==> flow/design.v <==
module adder(
    input [2:0] data,
    output cout,
    output s
);
assign s = data[2] ^ data[1] ^ data[0];
assign cout = data[2] & data[1] | (data[0] & (data[2] ^ data[1]));
endmodule
module BoothBase
(
    input neg,  
    input pos,  
    input neg2, 
    input pos2, 
    input [1:0] x,  
    output p
);
assign p = (neg&~x[1]) | (neg2&~x[0]) | (pos&x[1]) | (pos2&x[0]);
endmodule
module BoothSelectSignal
(
    input [2:0] y,  
    output neg,  
    output pos,  
    output neg2, 
    output pos2  
);
assign neg = (y[2]&~y[1]&y[0]) | (y[2]&y[1]&~y[0]);
assign pos = (~y[2]&~y[1]&y[0]) | (~y[2]&y[1]&~y[0]);
assign neg2 = y[2]&~y[1]&~y[0];
assign pos2 = ~y[2]&y[1]&y[0];
endmodule
module BoothInterBase
(
    input [2:0] y,  
    input [63:0] x,
    output [63:0] p,
    output c  
);
wire neg,pos,neg2,pos2;
BoothSelectSignal u_BoothSelectSignal(
    .y(y),
    .neg(neg),
    .pos(pos),
    .neg2(neg2),
    .pos2(pos2)
);
BoothBase u_BoothBase(
    .neg(neg),
    .pos(pos),
    .neg2(neg2),
    .pos2(pos2),
    .x({x[0],1'b0}),
    .p(p[0])
);
generate
    genvar i;
    for(i=1;i<64;i=i+1) begin
        BoothBase us_BoothBase(
            .neg(neg),
            .pos(pos),
            .neg2(neg2),
            .pos2(pos2),
            .x(x[i:i-1]),
            .p(p[i])
        );
    end
endgenerate
assign c = neg || neg2;
endmodule
module wallace17
(
    input [16:0] in_data,
    input [13:0] cin,
    output [13:0] cout,
    output c,s
);
wire [4:0] first_s;
adder first1 (.data(in_data[04:02]), .cout(cout[0]), .s(first_s[0]));
adder first2 (.data(in_data[07:05]), .cout(cout[1]), .s(first_s[1]));
adder first3 (.data(in_data[10:08]), .cout(cout[2]), .s(first_s[2]));
adder first4 (.data(in_data[13:11]), .cout(cout[3]), .s(first_s[3]));
adder first5 (.data(in_data[16:14]), .cout(cout[4]), .s(first_s[4]));
wire [3:0] second_s;
adder second1 (.data(cin[2:0]                   ), .cout(cout[5]), .s(second_s[0]));
adder second2 (.data({in_data[0],cin[4:3]}      ), .cout(cout[6]), .s(second_s[1]));
adder second3 (.data({first_s[1:0],in_data[1]}  ), .cout(cout[7]), .s(second_s[2]));
adder second4 (.data(first_s[4:2]               ), .cout(cout[8]), .s(second_s[3]));
wire [1:0] third_s;
adder third1 (.data({second_s[0],cin[6:5]} ), .cout(cout[09]), .s(third_s[0]));
adder third2 (.data(second_s[3:1]          ), .cout(cout[10]), .s(third_s[1]));
wire [1:0] fourth_s;
adder fourth1 (.data(cin[9:7]               ), .cout(cout[11]), .s(fourth_s[0]));
adder fourth2 (.data({third_s[1:0],cin[10]} ), .cout(cout[12]), .s(fourth_s[1]));
wire fifth_s;
adder fifth1 (.data({fourth_s[1:0],cin[11]}), .cout(cout[13]), .s(fifth_s));
adder sixth1 (.data({fifth_s,cin[13:12]}), .cout(c), .s(s));
endmodule
module mul
(
    input rst,
    input clk,
    input sign,
    input [31:0] x,
    input [31:0] y,
    output [63:0] result
);
wire [63:0] ex_x;
wire [33:0] ex_y;
assign ex_x = sign ? {{32{x[31]}},x} : {32'b0,x};
assign ex_y = sign ? {{2{y[31]}},y} : {2'b0,y};
wire [16:0] carry;
wire [63:0] part_res [16:0];
BoothInterBase ufirst_BoothInterBase(
        .y({ex_y[1:0],1'b0}), 
        .x(ex_x), 
        .p(part_res[0]), 
        .c(carry[0])
    );
generate
    genvar i;
    for(i=2;i<=32;i=i+2) begin
        BoothInterBase ui_BoothInterBase(
            .y(ex_y[i+1:i-1]),
            .x(ex_x<<i),
            .p(part_res[i>>1]),
            .c(carry[i>>1])
        );
    end
endgenerate
reg [16:0] carry_stage;
reg [16:0] part_res_stage [63:0];
integer m,n;
always @(posedge clk or posedge rst) begin
    if(rst) begin
        carry_stage <= 17'b0;
        for(m=0;m<64;m=m+1) begin
            part_res_stage [m] <= 17'b0;
        end
    end
    else begin
        carry_stage <= carry;
        for(m=0;m<64;m=m+1) begin
            for(n=0;n<17;n=n+1) begin
                part_res_stage[m][n] <= part_res[n][m];
            end
        end
    end
end
wire [13:0] wallace_carry [64:0];
wire [63:0] c_res,s_res;
wallace17 ufirst_wallace17(
        .in_data(part_res_stage[0]), 
        .cin(carry_stage[13:0]), 
        .cout(wallace_carry[1]),
        .c(c_res[0]),
        .s(s_res[0])
    );
generate
    genvar k;
    for(k=1;k<64;k=k+1) begin
        wallace17 ufirst_wallace17(
            .in_data(part_res_stage[k]), 
            .cin(wallace_carry[k]), 
            .cout(wallace_carry[k+1]),
            .c(c_res[k]),
            .s(s_res[k])
        );
    end
endgenerate
assign result = s_res + {c_res[62:0],carry_stage[14]} + carry_stage[15];
endmodule
# --- Tool chain data of mul ---
# Tool output for the design above, in the order of the flow.
# Line numbers count from 1 in the design file above.
# Operators carry their Yosys type and port widths (W data, S select, Z words).
# Library cell names are shortened.
design:
  design: "mul"
  clock_port: "clk"
  cell_library: "sky130hd"
  lib_corner: "tt_025C_1v80"

# --- Elaborated design ---
# Yosys after proc, flatten, opt, wreduce and memory -nomap, before mapping. Enables and synchronous resets that opt folds into registers are not counted as muxes. Print and check cells are not counted. Equal cells are merged and count once.
word_totals:
  reg_bits: 1104
  wordCells: 10684
op_classes:
  add_sub_neg: 2
  bitwise: 10599
  reduce_logical: 16
  mux: 2
op_table:
  columns: ["op", "n"]
  rows:
  - ["$and A1 B1 Y1", 5220]
  - ["$or A1 B1 Y1", 3361]
  - ["$xor A1 B1 Y1", 1920]
  - ["$not A1 Y1", 98]
  - ["$add A64 B1 Y64", 1]
  - ["$add A64 B64 Y64", 1]
  - ["$mux W64", 1]
  - ["$mux W34", 1]
  - ["$logic_or A1 B1 Y1", 16]

# --- Logic depth ---
# Longest topological path by Yosys (ltp), each cell counted once; first at word level (registers and memories cut), then after technology mapping (sequential cells cut; the memories' decode and read muxes count).
logic_depth:
  ltp_word: 19
  ABC_AREA: 0
  mapped_depth: 24

# --- Netlist ---
# Source: synth_stat.txt of the flow (Yosys; design flattened, memories mapped). It holds for the ABC_AREA given above (unset counts as 0); a run with the other value may have another netlist.
mapped:
  seq_area_um2: 14839.2
  cells: 5165
  flip_flops: 593
  mapped_area_um2: 52072.4
types:
  columns: ["cell_type", "n", "type_area_um2"]
  rows:
  - ["fa_1", 782, 1.57E+04]
  - ["dfrtp_1", 593, 1.48E+04]
  - ["xor2_1", 537, 4.7E+03]
  - ["inv_1", 1090, 4.09E+03]
  - ["a22oi_1", 419, 3.15E+03]
  - ["o21ai_0", 505, 2.53E+03]
  - ["clkbuf_1", 314, 1178.63]
  - ["ha_1", 62, 775.744]
  - ["a21oi_1", 118, 590.566]
  - ["xnor2_1", 53, 464.195]
  - ["a221o_1", 46, 460.442]
  - ["nand2_1", 109, 409.142]
  - ["nor2_1", 108, 405.389]
  - ["buf_1", 92, 345.331]
  - ["and2_1", 50, 312.8]
  - ["a21o_1", 27, 202.694]
  - ["nor2b_1", 23, 143.888]
  - ["o31ai_1", 17, 127.622]
# Other cell types: 57; their cells: 220.
# The figures by module come from a second, unflattened synthesis with its own total; it is not the netlist above.
unflattened:
  cells_unflattened: 6020
  area_unflattened_um2: 77272.9
# Rows give one instance, submodules left out.
by_module:
  columns: ["mod", "seq_area_um2", "cells", "instances", "area_um2"]
  rows:
  - ["mul", 27626.5, 1660, 1, 31381.3]
  - ["BoothBase", 0.0, 3, 1088, 23.8]
  - ["adder", 0.0, 1, 960, 20.0]
  - ["BoothSelectSignal", 0.0, 6, 17, 37.5]
  - ["BoothInterBase", 0.0, 2, 17, 10.0]
  - ["wallace17", 0.0, 0, 64, 0.0]

# --- Timing after synthesis ---
# Path of least setup slack by OpenSTA after synthesis, without wires, with an ideal clock, recovery checks aside; 20% of the period is set as input and as output delay. Where synthesis merged equal registers, the netlist keeps one of their names.
synth_timing:
  path_kind: "register to output"
  from: "reg part_res_stage[27][14]"
  to: "out result[57]"
  arrival_time_ns: 7.020
  output_delay_ns: 2.000
  required_ns: 8.000
  path_delay_ns: 7.020
  path_stages: 22
  launch_ns: 0.000
  clock_period_ns: 10.0
  path_buffers: 0
  setup_slack_ns: 0.980
  synth_period_reached_ns: 9.02
# "path_delay_ns" is the arrival time less input delay plus setup time.
# At an output port there is no setup time.
# "path_stages": output pins that drive a net of the path, with the launching flip-flop's if there is one; two outputs of one cell count as two.
# "synth_period_reached_ns" is the clock period less the worst setup slack; recovery checks do not enter. This is arithmetic on one report: input and output delays are still those of the set period (20% each).
# Between the ends stands the longest chain of elaborated cells between them, by number of cells; it is not shown to be the way that was timed. Of several equally long chains one is given.
# A line is the first line of the expression or statement that the cell stems from. Yosys adds cells for indexed reads and writes and turns some case tables into memories.
synth_between:
  path_cell_list: "dfrtp_1 fa_1 fa_1 inv_1 fa_1 inv_1 fa_1 fa_1 inv_1 fa_1 inv_1 ha_1 a21oi_1 o21ai_1 or2_1 o211ai_2 a31o_2 o41ai_2 or4b_4 a31oi_4 o21ai_2 xnor2_1"
  elab_chain_len: 18
  cone_cells: 106
  cone_classes: "add/sub: 2; logic: 104"
synth_rtl:
  columns: ["item", "line_no", "rtl"]
  rows:
  - ["start: declaration", 132, "reg [16:0] part_res_stage [63:0];"]
  - ["start: assignment", 138, "part_res_stage [m] <= 17'b0;"]
  - ["start: assignment", 145, "part_res_stage[m][n] <= part_res[n][m];"]
  - ["$and A1 B1 Y1", 7, "assign cout = data[2] & data[1] | (data[0] & (data[2] ^ data[1]));"]
  - ["$or A1 B1 Y1", 7, null]
  - ["$xor A1 B1 Y1", 7, null]
  - ["$and A1 B1 Y1", 7, null]
  - ["$or A1 B1 Y1", 7, null]
  - ["$xor A1 B1 Y1", 7, null]
  - ["$and A1 B1 Y1", 7, null]
  - ["[4 not listed]", null, null]
  - ["$and A1 B1 Y1", 7, null]
  - ["$or A1 B1 Y1", 7, null]
  - ["$xor A1 B1 Y1", 7, null]
  - ["$and A1 B1 Y1", 7, null]
  - ["$or A1 B1 Y1", 7, null]
  - ["$add A64 B64 Y64", 171, "assign result = s_res + {c_res[62:0],carry_stage[14]} + carry_stage[15];"]
  - ["$add A64 B1 Y64", 171, null]
  - ["end: declaration", 106, "output [63:0] result"]

# --- Timing after layout ---
# Path of least setup slack in the final report of stored run 1 (OpenROAD, finished layout, wires in). Where an end is a register, its clock arrival counts in the times.
layout_timing:
  path_kind: "register to output"
  from: "reg part_res_stage[25][13]"
  to: "out result[59]"
  output_delay_ns: 2.94
  required_ns: 11.76
  launch_ns: 0.67
  clock_period_ns: 14.7
  arrival_time_ns: 9.96
  path_stages: 26
  path_buffers: 2
  setup_slack_ns: 1.80
# Between the ends stands the longest chain of elaborated cells between them, by number of cells; it is not shown to be the way that was timed. Of several equally long chains one is given.
layout_between:
  path_cell_list: "dfrtp_1 inv_1 fa_1 inv_1 fa_1 clkinv_1 fa_1 inv_1 fa_1 fa_1 inv_1 fa_1 inv_1 ha_1 a21oi_1 o21ai_1 or2_1 o2111ai_1 a311oi_2 buf_4 o311ai_0 a21oi_1 nor2b_1 o21ai_0 xor2_1 clkdlybuf4s50_1"
  elab_chain_len: 18
  cone_cells: 106
  cone_classes: "add/sub: 2; logic: 104"
layout_rtl:
  columns: ["item", "line_no", "rtl"]
  rows:
  - ["start: declaration", 132, "reg [16:0] part_res_stage [63:0];"]
  - ["start: assignment", 138, "part_res_stage [m] <= 17'b0;"]
  - ["start: assignment", 145, "part_res_stage[m][n] <= part_res[n][m];"]
  - ["$xor A1 B1 Y1", 7, "assign cout = data[2] & data[1] | (data[0] & (data[2] ^ data[1]));"]
  - ["$and A1 B1 Y1", 7, null]
  - ["$or A1 B1 Y1", 7, null]
  - ["$and A1 B1 Y1", 7, null]
  - ["$or A1 B1 Y1", 7, null]
  - ["$xor A1 B1 Y1", 7, null]
  - ["$and A1 B1 Y1", 7, null]
  - ["[4 not listed]", null, null]
  - ["$and A1 B1 Y1", 7, null]
  - ["$or A1 B1 Y1", 7, null]
  - ["$xor A1 B1 Y1", 7, null]
  - ["$and A1 B1 Y1", 7, null]
  - ["$or A1 B1 Y1", 7, null]
  - ["$add A64 B64 Y64", 171, "assign result = s_res + {c_res[62:0],carry_stage[14]} + carry_stage[15];"]
  - ["$add A64 B1 Y64", 171, null]
  - ["end: declaration", 106, "output [63:0] result"]

# Measured data: module mul, platform sky130hd, 6 stored runs of the flow under differing settings, order arbitrary. Input and output delays are each 20% of the period that was set; the output load is 0.01 pF.
# "worstPathTime_ns" means the part of the period allowed to the worst setup path (the constraints hold back 20% at inputs and 20% at outputs) less its slack; where the path has registers, the arrival times of their clocks count too.
runs:
  - name: "stored run 1"
    settings:
      CORE_UTILIZATION: 40
      period_ns: 14.7
      CAP_MARGIN: 20
      CORE_MARGIN: 2
      SLEW_MARGIN: 20
    results:
      worst_setup_slack_ns: 1.803
      worstPathTime_ns: 9.96
      worstPathKind: "register to output"
      tns_ns: 0.000
      post_route_util_pct: 44.3
      final_die_area_um2: 133083.0
      synthesis_area_um2: 52072.4
  - name: "stored run 2"
    settings:
      ABC_AREA: 0
      CAP_MARGIN: 25
      CELL_PAD_IN_SITES_DETAIL_PLACEMENT: 0
      CELL_PAD_IN_SITES_GLOBAL_PLACEMENT: 2
      CORE_ASPECT_RATIO: 0.92
      CORE_UTILIZATION: 68
      CTS_CLUSTER_SIZE: 36
      GPL_TIMING_DRIVEN: 0
      HOLD_SLACK_MARGIN: 0.06
      MAX_ROUTING_LAYER: "met4"
      PLACE_DENSITY_LB_ADDON: 0.07
      SETUP_SLACK_MARGIN: 0.38
      SLEW_MARGIN: 15
      TNS_END_PERCENT: 35
      period_ns: 10.0
      CORE_MARGIN: 2
    outcome: "no final report: placement broke off with FLW-0024"
  - name: "stored run 3"
    settings:
      CELL_PAD_IN_SITES_GLOBAL_PLACEMENT: 3
      CORE_UTILIZATION: 66
      GPL_ROUTABILITY_DRIVEN: 1
      HOLD_SLACK_MARGIN: 0.22
      MAX_ROUTING_LAYER: "met5"
      MIN_ROUTING_LAYER: "met2"
      PLACE_DENSITY: 0.82
      period_ns: 10.1
      CAP_MARGIN: 20
      CORE_MARGIN: 2
      SLEW_MARGIN: 20
    outcome: "no final report: placement broke off with GPL-0301"
  - name: "stored run 4"
    settings:
      CORE_UTILIZATION: 40
      SETUP_SLACK_MARGIN: -0.72
      period_ns: 9.8
      CAP_MARGIN: 20
      CORE_MARGIN: 2
      SLEW_MARGIN: 20
    results:
      worst_setup_slack_ns: -0.471
      worstPathTime_ns: 8.31
      worstPathKind: "register to output"
      tns_ns: -4.684
      post_route_util_pct: 44.5
      final_die_area_um2: 133083.0
      synthesis_area_um2: 52072.4
  - name: "stored run 5"
    settings:
      CELL_PAD_IN_SITES_DETAIL_PLACEMENT: 1
      CORE_ASPECT_RATIO: 0.65
      CORE_MARGIN: 6
      CORE_UTILIZATION: 28
      GPL_ROUTABILITY_DRIVEN: 0
      GPL_TIMING_DRIVEN: 0
      HOLD_SLACK_MARGIN: -0.07
      MAX_ROUTING_LAYER: "met5"
      MIN_ROUTING_LAYER: "met2"
      SETUP_SLACK_MARGIN: 1.84
      SLEW_MARGIN: 20
      TNS_END_PERCENT: 70
      period_ns: 10.0
      CAP_MARGIN: 20
    outcome: "no final report: routing broke off with GRT-0116"
  - name: "stored run 6"
    settings:
      CELL_PAD_IN_SITES_DETAIL_PLACEMENT: 1
      CORE_ASPECT_RATIO: 1.78
      CORE_MARGIN: 6
      CORE_UTILIZATION: 40
      GPL_ROUTABILITY_DRIVEN: 0
      GPL_TIMING_DRIVEN: 0
      HOLD_SLACK_MARGIN: -0.07
      MAX_ROUTING_LAYER: "met5"
      MIN_ROUTING_LAYER: "met2"
      SETUP_SLACK_MARGIN: 1.84
      SLEW_MARGIN: 20
      TNS_END_PERCENT: 70
      period_ns: 10.0
      CAP_MARGIN: 20
    outcome: "no final report: routing broke off with GRT-0116"
